==> flow/design.v <==
module AudDSP (
    input i_rst_n,
    input i_clk,
    input i_start,  
    input i_pause,  
    input [2:0] i_speed,
    input i_is_slow,
    input i_slow_mode,
    input i_daclrck,                
    input signed [15:0] i_sram_data,
    input [19:0] i_sram_stop_addr,  
    output signed [15:0] o_dac_data,
    output o_en,                    
    output o_is_pause,
    output [19:0] o_sram_addr
);
    localparam S_IDLE = 0;
    localparam S_PAUSE = 1;
    localparam S_PLAY = 2;
    localparam S_EMPTY = 3;
    reg [2:0] state_r, state_w;
    reg is_pause_r, is_pause_w;
    reg is_slow_r, is_slow_w;
    reg slow_mode_r, slow_mode_w;
    reg [2:0] speed_r, speed_w;
    reg [3:0] slow_counter_r, slow_counter_w;
    reg [1:0] get_data_counter_r, get_data_counter_w;
    reg [19:0] addr_r, addr_w;
    reg signed [15:0] sram_data_r, sram_data_w, sram_data_next_r, sram_data_next_w;
    reg [15:0] o_data_r, o_data_w;
    assign o_en = !i_daclrck;
    assign o_dac_data = o_data_r;
    assign o_sram_addr = addr_r;
    assign o_is_pause = is_pause_r;
    always @(*) begin
        state_w = state_r;
        case(state_r)
            S_IDLE: begin
                if(i_start)         state_w = S_PAUSE;
                else                state_w = S_IDLE;
            end
            S_PAUSE: begin
                if(!is_pause_r)     state_w = S_PLAY;
                else                state_w = S_PAUSE;
            end
            S_PLAY: begin
                if(is_pause_r)      state_w = S_PAUSE;
                else begin
                    if(!i_daclrck)  state_w = S_EMPTY;
                    else            state_w = S_PLAY;
                end
            end
            S_EMPTY: begin
                if(is_pause_r)      state_w = S_PAUSE;
                else begin
                    if(!i_daclrck)  state_w = S_EMPTY;
                    else            state_w = S_PLAY;
                end
            end
        endcase
    end
    always @(*) begin
        slow_counter_w = slow_counter_r;
        case(state_r)
            S_IDLE:     slow_counter_w = 0;
            S_PAUSE:    slow_counter_w = 0;
            S_PLAY: begin
                if(is_slow_r && !is_pause_r && i_daclrck) begin
                    if(slow_counter_r == speed_r)   slow_counter_w = 0;
                    else                            slow_counter_w = slow_counter_r + 1;
                end
            end
        endcase
    end
    always @(*) begin
        get_data_counter_w = get_data_counter_r;
        case(state_r)
            S_IDLE:     get_data_counter_w = 0;
            S_PAUSE:    get_data_counter_w = 0;
            S_PLAY: begin
                if(get_data_counter_r < 3)  get_data_counter_w = get_data_counter_r + 1;
            end
            S_EMPTY:    get_data_counter_w = 0;
        endcase
    end
    always @(*) begin
        is_pause_w = is_pause_r;
        case(state_r)
            S_IDLE:                 is_pause_w = 1;
            S_PAUSE: if(i_pause)    is_pause_w = 0;
            S_PLAY:  if(i_pause)    is_pause_w = 1;
            S_EMPTY: if(i_pause)    is_pause_w = 1;
        endcase
    end
    always @(*) begin
        is_slow_w = is_slow_r;
        slow_mode_w = slow_mode_r;
        speed_w = speed_r;
        case(state_r)
            S_IDLE: begin
                is_slow_w = 0;
                slow_mode_w = 0;
                speed_w = 0;
            end
            S_PAUSE: begin
                is_slow_w = i_is_slow;
                slow_mode_w = i_slow_mode;
                speed_w = i_speed;
            end
            S_PLAY: begin
                is_slow_w = is_slow_r;
                slow_mode_w = slow_mode_r;
                speed_w = speed_r;
            end
            S_EMPTY: begin
                is_slow_w = i_is_slow;
                slow_mode_w = i_slow_mode;
                speed_w = i_speed;
            end
        endcase
    end
    reg [20:0] temp_addr;      
    always @(*) begin
        addr_w = addr_r;
        temp_addr = addr_r;
        case(state_r)
            S_IDLE:     temp_addr = 0;
            S_PLAY: begin
                if(get_data_counter_r == 0) begin
                    if(is_slow_r) begin
                        if(slow_counter_r == 0)     temp_addr = addr_r + 1;
                    end
                    else                            temp_addr = addr_r + speed_r + 1;
                end
            end
        endcase
        if(temp_addr > i_sram_stop_addr)    addr_w = 0;
        else                                addr_w = temp_addr;
    end
    always @(*) begin
        sram_data_w = sram_data_r;
        sram_data_next_w = sram_data_next_r;
        case(state_r)
            S_IDLE: begin
                sram_data_w = 0;
                sram_data_next_w = 0;
            end
            S_PAUSE: begin
                sram_data_next_w = i_sram_data;
            end
            S_PLAY: begin
                if(get_data_counter_r == 2) begin
                    if(is_slow_r)begin           
                        if(slow_counter_r == 0) begin
                            sram_data_w = sram_data_next_r;
                            sram_data_next_w = i_sram_data;
                        end
                    end
                    else begin                   
                        sram_data_w = sram_data_next_r;
                        sram_data_next_w = i_sram_data;
                    end
                end
            end
        endcase
    end
    reg signed [16:0] diff;
    reg signed [20:0] diff_counter_prod;
    reg signed [20:0] diff_counter_prod_div_speed;
    always @(*) begin
        o_data_w = o_data_r;
        diff = 0;
        diff_counter_prod = 0;
        diff_counter_prod_div_speed = 0;
        case(state_r)
            S_IDLE: o_data_w = 0;
            S_PLAY: begin
                if(get_data_counter_r == 3) begin
                    if(is_slow_r) begin
                        if(slow_mode_r) begin
                            diff = $signed(sram_data_next_r) - $signed(sram_data_r);
                            diff_counter_prod = $signed(diff) * $signed({1'b0, slow_counter_r});
                            diff_counter_prod_div_speed = $signed($signed(diff_counter_prod) / $signed({1'b0, speed_r + 1}));
                            o_data_w = $signed($signed(sram_data_r) + $signed(diff_counter_prod_div_speed));
                        end
                        else o_data_w = sram_data_r;
                    end
                    else o_data_w = sram_data_r;
                end
            end
        endcase
    end
    always_ff @(posedge i_clk or negedge i_rst_n) begin
        if(!i_rst_n) begin
            state_r <= S_IDLE;
            is_pause_r <= 1;
            addr_r <= 0;
            speed_r <= 0;
            o_data_r <= 0;
            is_slow_r <= 0;
            slow_mode_r <= 0;
            sram_data_r <= 0;
            slow_counter_r <= 0;
            sram_data_next_r <= 0;
            get_data_counter_r <= 0;
        end
        else begin
            state_r <= state_w;
            is_pause_r <= is_pause_w;
            addr_r <= addr_w;
            speed_r <= i_speed;
            o_data_r <= o_data_w;
            is_slow_r <= i_is_slow;
            slow_mode_r <= i_slow_mode;
            sram_data_r <= sram_data_w;
            slow_counter_r <= slow_counter_w;
            sram_data_next_r <= sram_data_next_w;
            get_data_counter_r <= get_data_counter_w;
        end
    end
endmodule
# Reports on AudDSP
# Module AudDSP before and after one edit of its RTL, step after step.
# "before" refers to lines of the RTL above, "after" to lines of the edited file.
# "diff" is "after" less "before", of the values as shown; "rel_change_pct" is that difference over "before", in percent.
# Not given: n/a
dict set report inputs {
  top {AudDSP}
  clock {i_clk}
  cell_library {sky130hd}
  pvt_corner {tt_025C_1v80}
}

# Edit of the RTL
# Unified diff, file above to edited file.
# The edit is scripted: it alters the design's behaviour and was not made to optimise anything.
# begin of diff
@@ -27,5 +27,5 @@
     reg [1:0] get_data_counter_r, get_data_counter_w;
     reg [19:0] addr_r, addr_w;
-    reg signed [15:0] sram_data_r, sram_data_w, sram_data_next_r, sram_data_next_w;
+    reg signed [14:0] sram_data_r, sram_data_w, sram_data_next_r, sram_data_next_w;
     reg [15:0] o_data_r, o_data_w;
     assign o_en = !i_daclrck;
# end of diff

# Elaborated design
# Yosys after proc, flatten, opt, wreduce and memory -nomap, before mapping. Memory bits, and registers merged into a memory's read port (data or address), are not among the register bits. Print and check cells are not counted. Equal cells are merged and count once.
# element before after diff rel_change_pct
set bits {}
lappend bits {in_bits 46 46 0 0.00}
lappend bits {output_inout_bits 38 38 0 0.00}
lappend bits {reg_bits 83 81 -2 -2.41}
lappend bits {wordCells 87 87 0 0.00}
# element before after diff rel_change_pct
set op_classes {}
lappend op_classes {reduce_logical 21 21 0 0.00}
lappend op_classes {equal 13 13 0 0.00}
lappend op_classes {n_cmp 2 2 0 0.00}
lappend op_classes {add_sub_neg 8 8 0 0.00}
lappend op_classes {mul 1 1 0 0.00}
lappend op_classes {n_div 1 1 0 0.00}
lappend op_classes {n_mux 30 30 0 0.00}
# op before after diff rel_change_pct
set ops {}
lappend ops {{two-way mux 16 bit} 9 3 -6 -66.67}
lappend ops {{two-way mux 15 bit} 0 6 6 n/a}
lappend ops {{case mux 16 bit (select 2 bit)} 2 1 -1 -50.00}
lappend ops {{adder 16 bit} 1 0 -1 -100.00}
lappend ops {{multiplier 17 x 5 -> 21 bit} 1 0 -1 -100.00}
lappend ops {{case mux 16 bit (select 3 bit)} 1 0 -1 -100.00}
lappend ops {{subtractor 16 x 16 -> 17 bit} 1 0 -1 -100.00}
lappend ops {{adder 15 x 16 -> 16 bit} 0 1 1 n/a}
lappend ops {{multiplier 16 x 5 -> 21 bit} 0 1 1 n/a}
lappend ops {{case mux 15 bit (select 2 bit)} 0 1 1 n/a}
lappend ops {{case mux 15 bit (select 3 bit)} 0 1 1 n/a}
lappend ops {{subtractor 15 x 15 -> 16 bit} 0 1 1 n/a}
lappend ops {{inequality test 2 bit with constant B} 5 5 0 0.00}
lappend ops {{two-way mux 1 bit} 4 4 0 0.00}
lappend ops {{two-way mux 2 bit} 3 3 0 0.00}
lappend ops {{two-way mux 21 bit} 3 3 0 0.00}
lappend ops {{AND reduction 2 bit} 3 3 0 0.00}
lappend ops {{AND reduction 3 bit} 3 3 0 0.00}
lappend ops {{nonzero test 2 bit} 3 3 0 0.00}
lappend ops {{equality test 2 bit with constant B} 2 2 0 0.00}
lappend ops {{equality test 3 x 2 -> 1 bit with constant B} 2 2 0 0.00}
lappend ops {{logical AND 1 bit} 2 2 0 0.00}
lappend ops {{logical NOT 1 bit} 2 2 0 0.00}
lappend ops {{two-way mux 4 bit} 2 2 0 0.00}
lappend ops {{OR reduction 2 bit} 2 2 0 0.00}
lappend ops {{adder 2 x 1 -> 2 bit with constant B} 1 1 0 0.00}
lappend ops {{adder 20 x 1 -> 21 bit with constant B} 1 1 0 0.00}
lappend ops {{adder 20 x 3 -> 21 bit} 1 1 0 0.00}
# Not every row of either side is listed.

# Depth
# Depth = most cells in a row (Yosys ltp): at word level without a register or memory, in the mapped netlist without a sequential cell, where the memories' decode and read muxes count.
# element before after diff rel_change_pct
set logic_depth {}
lappend logic_depth {ltp_word 8 8 0 0.00}
lappend logic_depth {abc_area 0 0 n/a n/a}
lappend logic_depth {mapped_depth 378 368 -10 -2.65}
lappend logic_depth {ltp_nobuf 354 344 -10 -2.82}

# Synthesis result
# The flow's flattened synthesis, as Yosys stat reports it; memories are mapped. The netlist is that of the ABC_AREA named above (0 if unset); the other value can give another one.
# element before after diff rel_change_pct
set synth_totals {}
lappend synth_totals {mapped_cells 3922 3780 -142 -3.62}
lappend synth_totals {ffs 84 82 -2 -2.38}
lappend synth_totals {area_um2 27923.0 26854.5 -1068.5 -3.83}
lappend synth_totals {seq_area_um2 2104.5 2054.5 -50.0 -2.38}
lappend synth_totals {buf_cells 111 109 -2 -1.80}
# cell before after diff rel_change_pct
set by_type {}
lappend by_type {sky130_fd_sc_hd__nand3_1 160 127 -33 -20.62}
lappend by_type {sky130_fd_sc_hd__and2_1 126 94 -32 -25.40}
lappend by_type {sky130_fd_sc_hd__a21oi_1 237 267 30 12.66}
lappend by_type {sky130_fd_sc_hd__nand2_1 373 346 -27 -7.24}
lappend by_type {sky130_fd_sc_hd__nor2b_1 40 60 20 50.00}
lappend by_type {sky130_fd_sc_hd__o31ai_1 46 65 19 41.30}
lappend by_type {sky130_fd_sc_hd__inv_1 192 174 -18 -9.38}
lappend by_type {sky130_fd_sc_hd__nand4_1 70 52 -18 -25.71}
lappend by_type {sky130_fd_sc_hd__o211ai_1 34 52 18 52.94}
lappend by_type {sky130_fd_sc_hd__a211oi_1 34 50 16 47.06}
lappend by_type {sky130_fd_sc_hd__nand2b_1 68 54 -14 -20.59}
lappend by_type {sky130_fd_sc_hd__o21ai_1 42 28 -14 -33.33}
lappend by_type {sky130_fd_sc_hd__xor2_1 85 98 13 15.29}
lappend by_type {sky130_fd_sc_hd__buf_2 19 32 13 68.42}
lappend by_type {sky130_fd_sc_hd__a311oi_1 16 6 -10 -62.50}
lappend by_type {sky130_fd_sc_hd__o221ai_1 14 4 -10 -71.43}
lappend by_type {sky130_fd_sc_hd__a41oi_1 8 18 10 125.00}
lappend by_type {sky130_fd_sc_hd__clkbuf_1 74 65 -9 -12.16}
# Not every row of either side is listed.

# Timing after synthesis
# Source: OpenSTA report_checks on the synthesized netlist (no wires, ideal clock, input and output delay 20% of the period each), path of least setup slack; recovery checks are left aside. Register names are those of the netlist, which keeps one name where synthesis merged equal registers.
# element before after diff rel_change_pct
set synth_timing {}
lappend synth_timing {kind {flip-flop to flip-flop} {flip-flop to flip-flop} n/a n/a}
lappend synth_timing {startpoint {reg speed_r[0]} {reg speed_r[0]} n/a n/a}
lappend synth_timing {endpoint {reg o_data_r[15]} {reg o_data_r[15]} n/a n/a}
lappend synth_timing {slack_ns 24.661 28.198 3.537 n/a}
lappend synth_timing {arrival_ns 75.210 71.733 -3.477 -4.62}
lappend synth_timing {launch_ns 0.000 0.000 0.000 n/a}
lappend synth_timing {setup_ns 0.129 0.069 -0.060 n/a}
lappend synth_timing {stages 354 349 -5 -1.41}
lappend synth_timing {tclk_ns 100.0 100.0 0.0 0.00}
lappend synth_timing {n_path_buf 24 24 0 0.00}
lappend synth_timing {delay_ns 75.339 71.802 -3.537 -4.69}
lappend synth_timing {t_required_ns 99.871 99.931 0.060 0.06}
lappend synth_timing {period_less_setup_slack_ns 75.339 71.802 -3.537 -4.69}
# "delay_ns" is the arrival time less input delay plus setup time.
# "stages": output pins that drive a net of the path, with the launching flip-flop's if there is one; two outputs of one cell count as two.
# "period_less_setup_slack_ns" = period - worst setup slack (recovery checks aside). The figure is calculated, with input and output delays left at 20% of the set period.
# The rows between start and end are the longest chain of elaborated cells between them; the timing report does not say that the signal goes this way. Where chains are equally long, one stands for them.
# A line is the first line of the expression or statement that the cell stems from. Yosys adds cells for indexed reads and writes and turns some case tables into memories.
dict set report synth_via_before {
  path_cell_list {sky130_fd_sc_hd__dfrtp_1 sky130_fd_sc_hd__ha_1 sky130_fd_sc_hd__xnor2_1 sky130_fd_sc_hd__ha_1 sky130_fd_sc_hd__o221ai_1 sky130_fd_sc_hd__nor3_1 sky130_fd_sc_hd__or2_2 sky130_fd_sc_hd__ha_1 sky130_fd_sc_hd__a21oi_1 sky130_fd_sc_hd__a21boi_1 sky130_fd_sc_hd__or2_2 sky130_fd_sc_hd__o31ai_1 sky130_fd_sc_hd__inv_1 sky130_fd_sc_hd__ha_1 sky130_fd_sc_hd__a21boi_0 sky130_fd_sc_hd__or2_2 sky130_fd_sc_hd__o32ai_4 sky130_fd_sc_hd__o31ai_1 [318 not listed] sky130_fd_sc_hd__a21o_1 sky130_fd_sc_hd__a21o_1 sky130_fd_sc_hd__a21oi_1 sky130_fd_sc_hd__o21bai_1 sky130_fd_sc_hd__a21oi_1 sky130_fd_sc_hd__o21bai_1 sky130_fd_sc_hd__a21oi_1 sky130_fd_sc_hd__o21bai_1 sky130_fd_sc_hd__a21oi_1 sky130_fd_sc_hd__o21bai_1 sky130_fd_sc_hd__a21oi_1 sky130_fd_sc_hd__o21bai_1 sky130_fd_sc_hd__a21oi_1 sky130_fd_sc_hd__xor2_1 sky130_fd_sc_hd__xnor2_1 sky130_fd_sc_hd__nor2_1 sky130_fd_sc_hd__xnor2_1 sky130_fd_sc_hd__o21ai_1}
  elab_chain_len 7
  cells_between 7
  cone_lines 6
  cone_classes {2 x add/sub; 1 x div; 4 x mux}
}
# element line
set synth_rtl_before {}
lappend synth_rtl_before {{from (decl)} 25} ;# reg [2:0] speed_r, speed_w;
lappend synth_rtl_before {{from (assign)} 198} ;# speed_r <= 0;
lappend synth_rtl_before {{from (assign)} 211} ;# speed_r <= i_speed;
lappend synth_rtl_before {{adder 3 x 1 -> 4 bit} 183} ;# diff_counter_prod_div_speed = $signed($signed(diff_counter_prod) / $signed({1'b0, speed_r + 1}));
lappend synth_rtl_before {{divider 33 x 33 -> 33 bit} 183}
lappend synth_rtl_before {{adder 16 bit} 184} ;# o_data_w = $signed($signed(sram_data_r) + $signed(diff_counter_prod_div_speed));
lappend synth_rtl_before {{two-way mux 16 bit} 180} ;# if(slow_mode_r) begin
lappend synth_rtl_before {{two-way mux 16 bit} 179} ;# if(is_slow_r) begin
lappend synth_rtl_before {{two-way mux 16 bit} 178} ;# if(get_data_counter_r == 3) begin
lappend synth_rtl_before {{case mux 16 bit (select 2 bit)} 175} ;# case(state_r)
lappend synth_rtl_before {{to (assign)} 199} ;# o_data_r <= 0;
lappend synth_rtl_before {{to (assign)} 212} ;# o_data_r <= o_data_w;
lappend synth_rtl_before {{to (decl)} 30} ;# reg [15:0] o_data_r, o_data_w;
dict set report synth_via_after {
  path_cell_list {sky130_fd_sc_hd__dfrtp_1 sky130_fd_sc_hd__ha_1 sky130_fd_sc_hd__xnor2_1 sky130_fd_sc_hd__ha_1 sky130_fd_sc_hd__o211ai_1 sky130_fd_sc_hd__nand2_1 sky130_fd_sc_hd__a21boi_1 sky130_fd_sc_hd__nor2_1 sky130_fd_sc_hd__ha_1 sky130_fd_sc_hd__o211ai_1 sky130_fd_sc_hd__a21boi_1 sky130_fd_sc_hd__or2_1 sky130_fd_sc_hd__clkbuf_1 sky130_fd_sc_hd__mux2i_1 sky130_fd_sc_hd__inv_1 sky130_fd_sc_hd__ha_1 sky130_fd_sc_hd__or3_1 sky130_fd_sc_hd__o22a_1 [313 not listed] sky130_fd_sc_hd__a21o_1 sky130_fd_sc_hd__a21o_1 sky130_fd_sc_hd__a21oi_1 sky130_fd_sc_hd__o21bai_1 sky130_fd_sc_hd__a21oi_1 sky130_fd_sc_hd__o21bai_1 sky130_fd_sc_hd__a21oi_1 sky130_fd_sc_hd__o21bai_1 sky130_fd_sc_hd__a21oi_1 sky130_fd_sc_hd__o21bai_1 sky130_fd_sc_hd__a21oi_1 sky130_fd_sc_hd__o21bai_1 sky130_fd_sc_hd__a21oi_1 sky130_fd_sc_hd__xnor2_1 sky130_fd_sc_hd__nor3_1 sky130_fd_sc_hd__mux2_1 sky130_fd_sc_hd__nor4_1 sky130_fd_sc_hd__nand3b_1}
  elab_chain_len 7
  cells_between 7
  cone_lines 6
  cone_classes {2 x add/sub; 1 x div; 4 x mux}
}
# element line
set synth_rtl_after {}
lappend synth_rtl_after {{from (decl)} 25} ;# reg [2:0] speed_r, speed_w;
lappend synth_rtl_after {{from (assign)} 198} ;# speed_r <= 0;
lappend synth_rtl_after {{from (assign)} 211} ;# speed_r <= i_speed;
lappend synth_rtl_after {{adder 3 x 1 -> 4 bit} 183} ;# diff_counter_prod_div_speed = $signed($signed(diff_counter_prod) / $signed({1'b0, speed_r + 1}));
lappend synth_rtl_after {{divider 33 x 33 -> 33 bit} 183}
lappend synth_rtl_after {{adder 15 x 16 -> 16 bit} 184} ;# o_data_w = $signed($signed(sram_data_r) + $signed(diff_counter_prod_div_speed));
lappend synth_rtl_after {{two-way mux 16 bit} 180} ;# if(slow_mode_r) begin
lappend synth_rtl_after {{two-way mux 16 bit} 179} ;# if(is_slow_r) begin
lappend synth_rtl_after {{two-way mux 16 bit} 178} ;# if(get_data_counter_r == 3) begin
lappend synth_rtl_after {{case mux 16 bit (select 2 bit)} 175} ;# case(state_r)
lappend synth_rtl_after {{to (assign)} 199} ;# o_data_r <= 0;
lappend synth_rtl_after {{to (assign)} 212} ;# o_data_r <= o_data_w;
lappend synth_rtl_after {{to (decl)} 30} ;# reg [15:0] o_data_r, o_data_w;

# Worst path after layout
# From the final timing report of the runs of pair 1: the path of least setup slack in the routed layout; clock arrival at registers is part of the times.
# element before after diff rel_change_pct
set layout_timing {}
lappend layout_timing {kind {flip-flop to flip-flop} {flip-flop to flip-flop} n/a n/a}
lappend layout_timing {startpoint {reg speed_r[1]} {reg speed_r[0]} n/a n/a}
lappend layout_timing {endpoint {reg o_data_r[15]} {reg o_data_r[15]} n/a n/a}
lappend layout_timing {tclk_ns 100.0 100.0 0.0 0.00}
lappend layout_timing {stages 328 317 -11 -3.35}
lappend layout_timing {n_path_buf 1 3 2 200.00}
lappend layout_timing {arrival_ns 85.59 84.49 -1.10 -1.29}
lappend layout_timing {slack_ns 14.61 15.73 1.12 n/a}
lappend layout_timing {setup_ns 0.14 0.12 -0.02 n/a}
lappend layout_timing {t_required_ns 100.20 100.22 0.02 0.02}
lappend layout_timing {launch_ns 0.32 0.34 0.02 6.25}
# The rows between start and end are the longest chain of elaborated cells between them; the timing report does not say that the signal goes this way. Where chains are equally long, one stands for them.
dict set report layout_via_before {
  path_cell_list {sky130_fd_sc_hd__dfrtp_1 sky130_fd_sc_hd__ha_1 sky130_fd_sc_hd__inv_1 sky130_fd_sc_hd__ha_1 sky130_fd_sc_hd__o21a_1 sky130_fd_sc_hd__o221ai_1 sky130_fd_sc_hd__nor3_1 sky130_fd_sc_hd__or2_2 sky130_fd_sc_hd__ha_1 sky130_fd_sc_hd__a21oi_1 sky130_fd_sc_hd__a21boi_1 sky130_fd_sc_hd__or2_2 sky130_fd_sc_hd__o31ai_1 sky130_fd_sc_hd__inv_1 sky130_fd_sc_hd__ha_1 sky130_fd_sc_hd__a21boi_0 sky130_fd_sc_hd__or2_2 sky130_fd_sc_hd__o32ai_4 [292 not listed] sky130_fd_sc_hd__a21o_1 sky130_fd_sc_hd__a21o_1 sky130_fd_sc_hd__a21oi_1 sky130_fd_sc_hd__o21bai_1 sky130_fd_sc_hd__a21oi_1 sky130_fd_sc_hd__o21bai_1 sky130_fd_sc_hd__a21oi_1 sky130_fd_sc_hd__o21bai_1 sky130_fd_sc_hd__a21oi_1 sky130_fd_sc_hd__o21bai_1 sky130_fd_sc_hd__a21oi_1 sky130_fd_sc_hd__o21bai_1 sky130_fd_sc_hd__a21oi_1 sky130_fd_sc_hd__xor2_1 sky130_fd_sc_hd__xnor2_1 sky130_fd_sc_hd__nor2_1 sky130_fd_sc_hd__xnor2_1 sky130_fd_sc_hd__o21ai_1}
  elab_chain_len 7
  cells_between 7
  cone_lines 6
  cone_classes {2 x add/sub; 1 x div; 4 x mux}
}
# element line
set layout_rtl_before {}
lappend layout_rtl_before {{from (decl)} 25} ;# reg [2:0] speed_r, speed_w;
lappend layout_rtl_before {{from (assign)} 198} ;# speed_r <= 0;
lappend layout_rtl_before {{from (assign)} 211} ;# speed_r <= i_speed;
lappend layout_rtl_before {{adder 3 x 1 -> 4 bit} 183} ;# diff_counter_prod_div_speed = $signed($signed(diff_counter_prod) / $signed({1'b0, speed_r + 1}));
lappend layout_rtl_before {{divider 33 x 33 -> 33 bit} 183}
lappend layout_rtl_before {{adder 16 bit} 184} ;# o_data_w = $signed($signed(sram_data_r) + $signed(diff_counter_prod_div_speed));
lappend layout_rtl_before {{two-way mux 16 bit} 180} ;# if(slow_mode_r) begin
lappend layout_rtl_before {{two-way mux 16 bit} 179} ;# if(is_slow_r) begin
lappend layout_rtl_before {{two-way mux 16 bit} 178} ;# if(get_data_counter_r == 3) begin
lappend layout_rtl_before {{case mux 16 bit (select 2 bit)} 175} ;# case(state_r)
lappend layout_rtl_before {{to (assign)} 199} ;# o_data_r <= 0;
lappend layout_rtl_before {{to (assign)} 212} ;# o_data_r <= o_data_w;
lappend layout_rtl_before {{to (decl)} 30} ;# reg [15:0] o_data_r, o_data_w;
dict set report layout_via_after {
  path_cell_list {sky130_fd_sc_hd__dfrtp_2 sky130_fd_sc_hd__ha_1 sky130_fd_sc_hd__xnor2_2 sky130_fd_sc_hd__buf_4 sky130_fd_sc_hd__ha_1 sky130_fd_sc_hd__o211ai_1 sky130_fd_sc_hd__nand2_1 sky130_fd_sc_hd__a21boi_1 sky130_fd_sc_hd__nor2_1 sky130_fd_sc_hd__ha_1 sky130_fd_sc_hd__a21oi_1 sky130_fd_sc_hd__a21boi_1 sky130_fd_sc_hd__or2_1 sky130_fd_sc_hd__o31ai_2 sky130_fd_sc_hd__ha_1 sky130_fd_sc_hd__o21a_1 sky130_fd_sc_hd__o22a_1 sky130_fd_sc_hd__o41ai_4 [281 not listed] sky130_fd_sc_hd__ha_1 sky130_fd_sc_hd__a21oi_1 sky130_fd_sc_hd__o21bai_1 sky130_fd_sc_hd__a21oi_1 sky130_fd_sc_hd__o21bai_1 sky130_fd_sc_hd__a21oi_1 sky130_fd_sc_hd__o21bai_1 sky130_fd_sc_hd__a21oi_1 sky130_fd_sc_hd__o21bai_1 sky130_fd_sc_hd__a21oi_1 sky130_fd_sc_hd__o21bai_1 sky130_fd_sc_hd__a21oi_1 sky130_fd_sc_hd__xnor2_1 sky130_fd_sc_hd__nand3_1 sky130_fd_sc_hd__nor4_1 sky130_fd_sc_hd__mux2_1 sky130_fd_sc_hd__nor4_1 sky130_fd_sc_hd__nand3b_1}
  elab_chain_len 7
  cells_between 7
  cone_lines 6
  cone_classes {2 x add/sub; 1 x div; 4 x mux}
}
# element line
set layout_rtl_after {}
lappend layout_rtl_after {{from (decl)} 25} ;# reg [2:0] speed_r, speed_w;
lappend layout_rtl_after {{from (assign)} 198} ;# speed_r <= 0;
lappend layout_rtl_after {{from (assign)} 211} ;# speed_r <= i_speed;
lappend layout_rtl_after {{adder 3 x 1 -> 4 bit} 183} ;# diff_counter_prod_div_speed = $signed($signed(diff_counter_prod) / $signed({1'b0, speed_r + 1}));
lappend layout_rtl_after {{divider 33 x 33 -> 33 bit} 183}
lappend layout_rtl_after {{adder 15 x 16 -> 16 bit} 184} ;# o_data_w = $signed($signed(sram_data_r) + $signed(diff_counter_prod_div_speed));
lappend layout_rtl_after {{two-way mux 16 bit} 180} ;# if(slow_mode_r) begin
lappend layout_rtl_after {{two-way mux 16 bit} 179} ;# if(is_slow_r) begin
lappend layout_rtl_after {{two-way mux 16 bit} 178} ;# if(get_data_counter_r == 3) begin
lappend layout_rtl_after {{case mux 16 bit (select 2 bit)} 175} ;# case(state_r)
lappend layout_rtl_after {{to (assign)} 199} ;# o_data_r <= 0;
lappend layout_rtl_after {{to (assign)} 212} ;# o_data_r <= o_data_w;
lappend layout_rtl_after {{to (decl)} 30} ;# reg [15:0] o_data_r, o_data_w;

# Layout results
# Runs of the flow (Yosys, OpenROAD) on both versions; the two runs of a pair have the same settings. The constraints put input and output delay at 20% of the set period each and load the outputs with 0.01 pF.
dict set report flow_settings_pair_1 {
  period_ns 100.0
  CAP_MARGIN 20
  CORE_MARGIN 2
  CORE_UTILIZATION 40
  SLEW_MARGIN 20
}
# element before after diff rel_change_pct
set results_pair_1 {}
lappend results_pair_1 {final_stdcell_area_um2 29956.2 28884.0 -1072.2 -3.58}
lappend results_pair_1 {tns_ns 0.000 0.000 0.000 n/a}
lappend results_pair_1 {achievedPeriod_ns 85.394 84.273 -1.121 -1.31}
lappend results_pair_1 {fin_util_frac 0.435 0.437 0.002 n/a}
lappend results_pair_1 {ys_area_um2 27923.0 26854.5 -1068.5 -3.83}
lappend results_pair_1 {total_die_area_um2 71936.6 69224.2 -2712.4 -3.77}
lappend results_pair_1 {worstSetupSlack_ns 14.606 15.727 1.121 n/a}
dict set report flow_settings_pair_2 {
  ABC_AREA 1
  CAP_MARGIN 20
  CELL_PAD_IN_SITES_DETAIL_PLACEMENT 2
  CORE_UTILIZATION 36
  CTS_CLUSTER_DIAMETER 232
  MAX_ROUTING_LAYER {met4}
  PLACE_DENSITY_LB_ADDON 0.08
  SLEW_MARGIN 10
  period_ns 132.0
  CORE_MARGIN 2
}
# element before after diff rel_change_pct
set results_pair_2 {}
lappend results_pair_2 {final_stdcell_area_um2 35474.0 40654.0 5180.0 14.60}
lappend results_pair_2 {tns_ns 0.000 0.000 0.000 n/a}
lappend results_pair_2 {achievedPeriod_ns 68.987 71.842 2.855 4.14}
lappend results_pair_2 {fin_util_frac 0.386 0.38 -0.006 n/a}
lappend results_pair_2 {ys_area_um2 33387.0 38710.9 5323.9 15.95}
lappend results_pair_2 {total_die_area_um2 95193.8 110168.0 14974.2 15.73}
lappend results_pair_2 {worstSetupSlack_ns 63.013 60.158 -2.855 n/a}
# "achievedPeriod_ns" = clock period - worst setup slack. The figure is calculated, with input and output delays left at 20% of the set period.
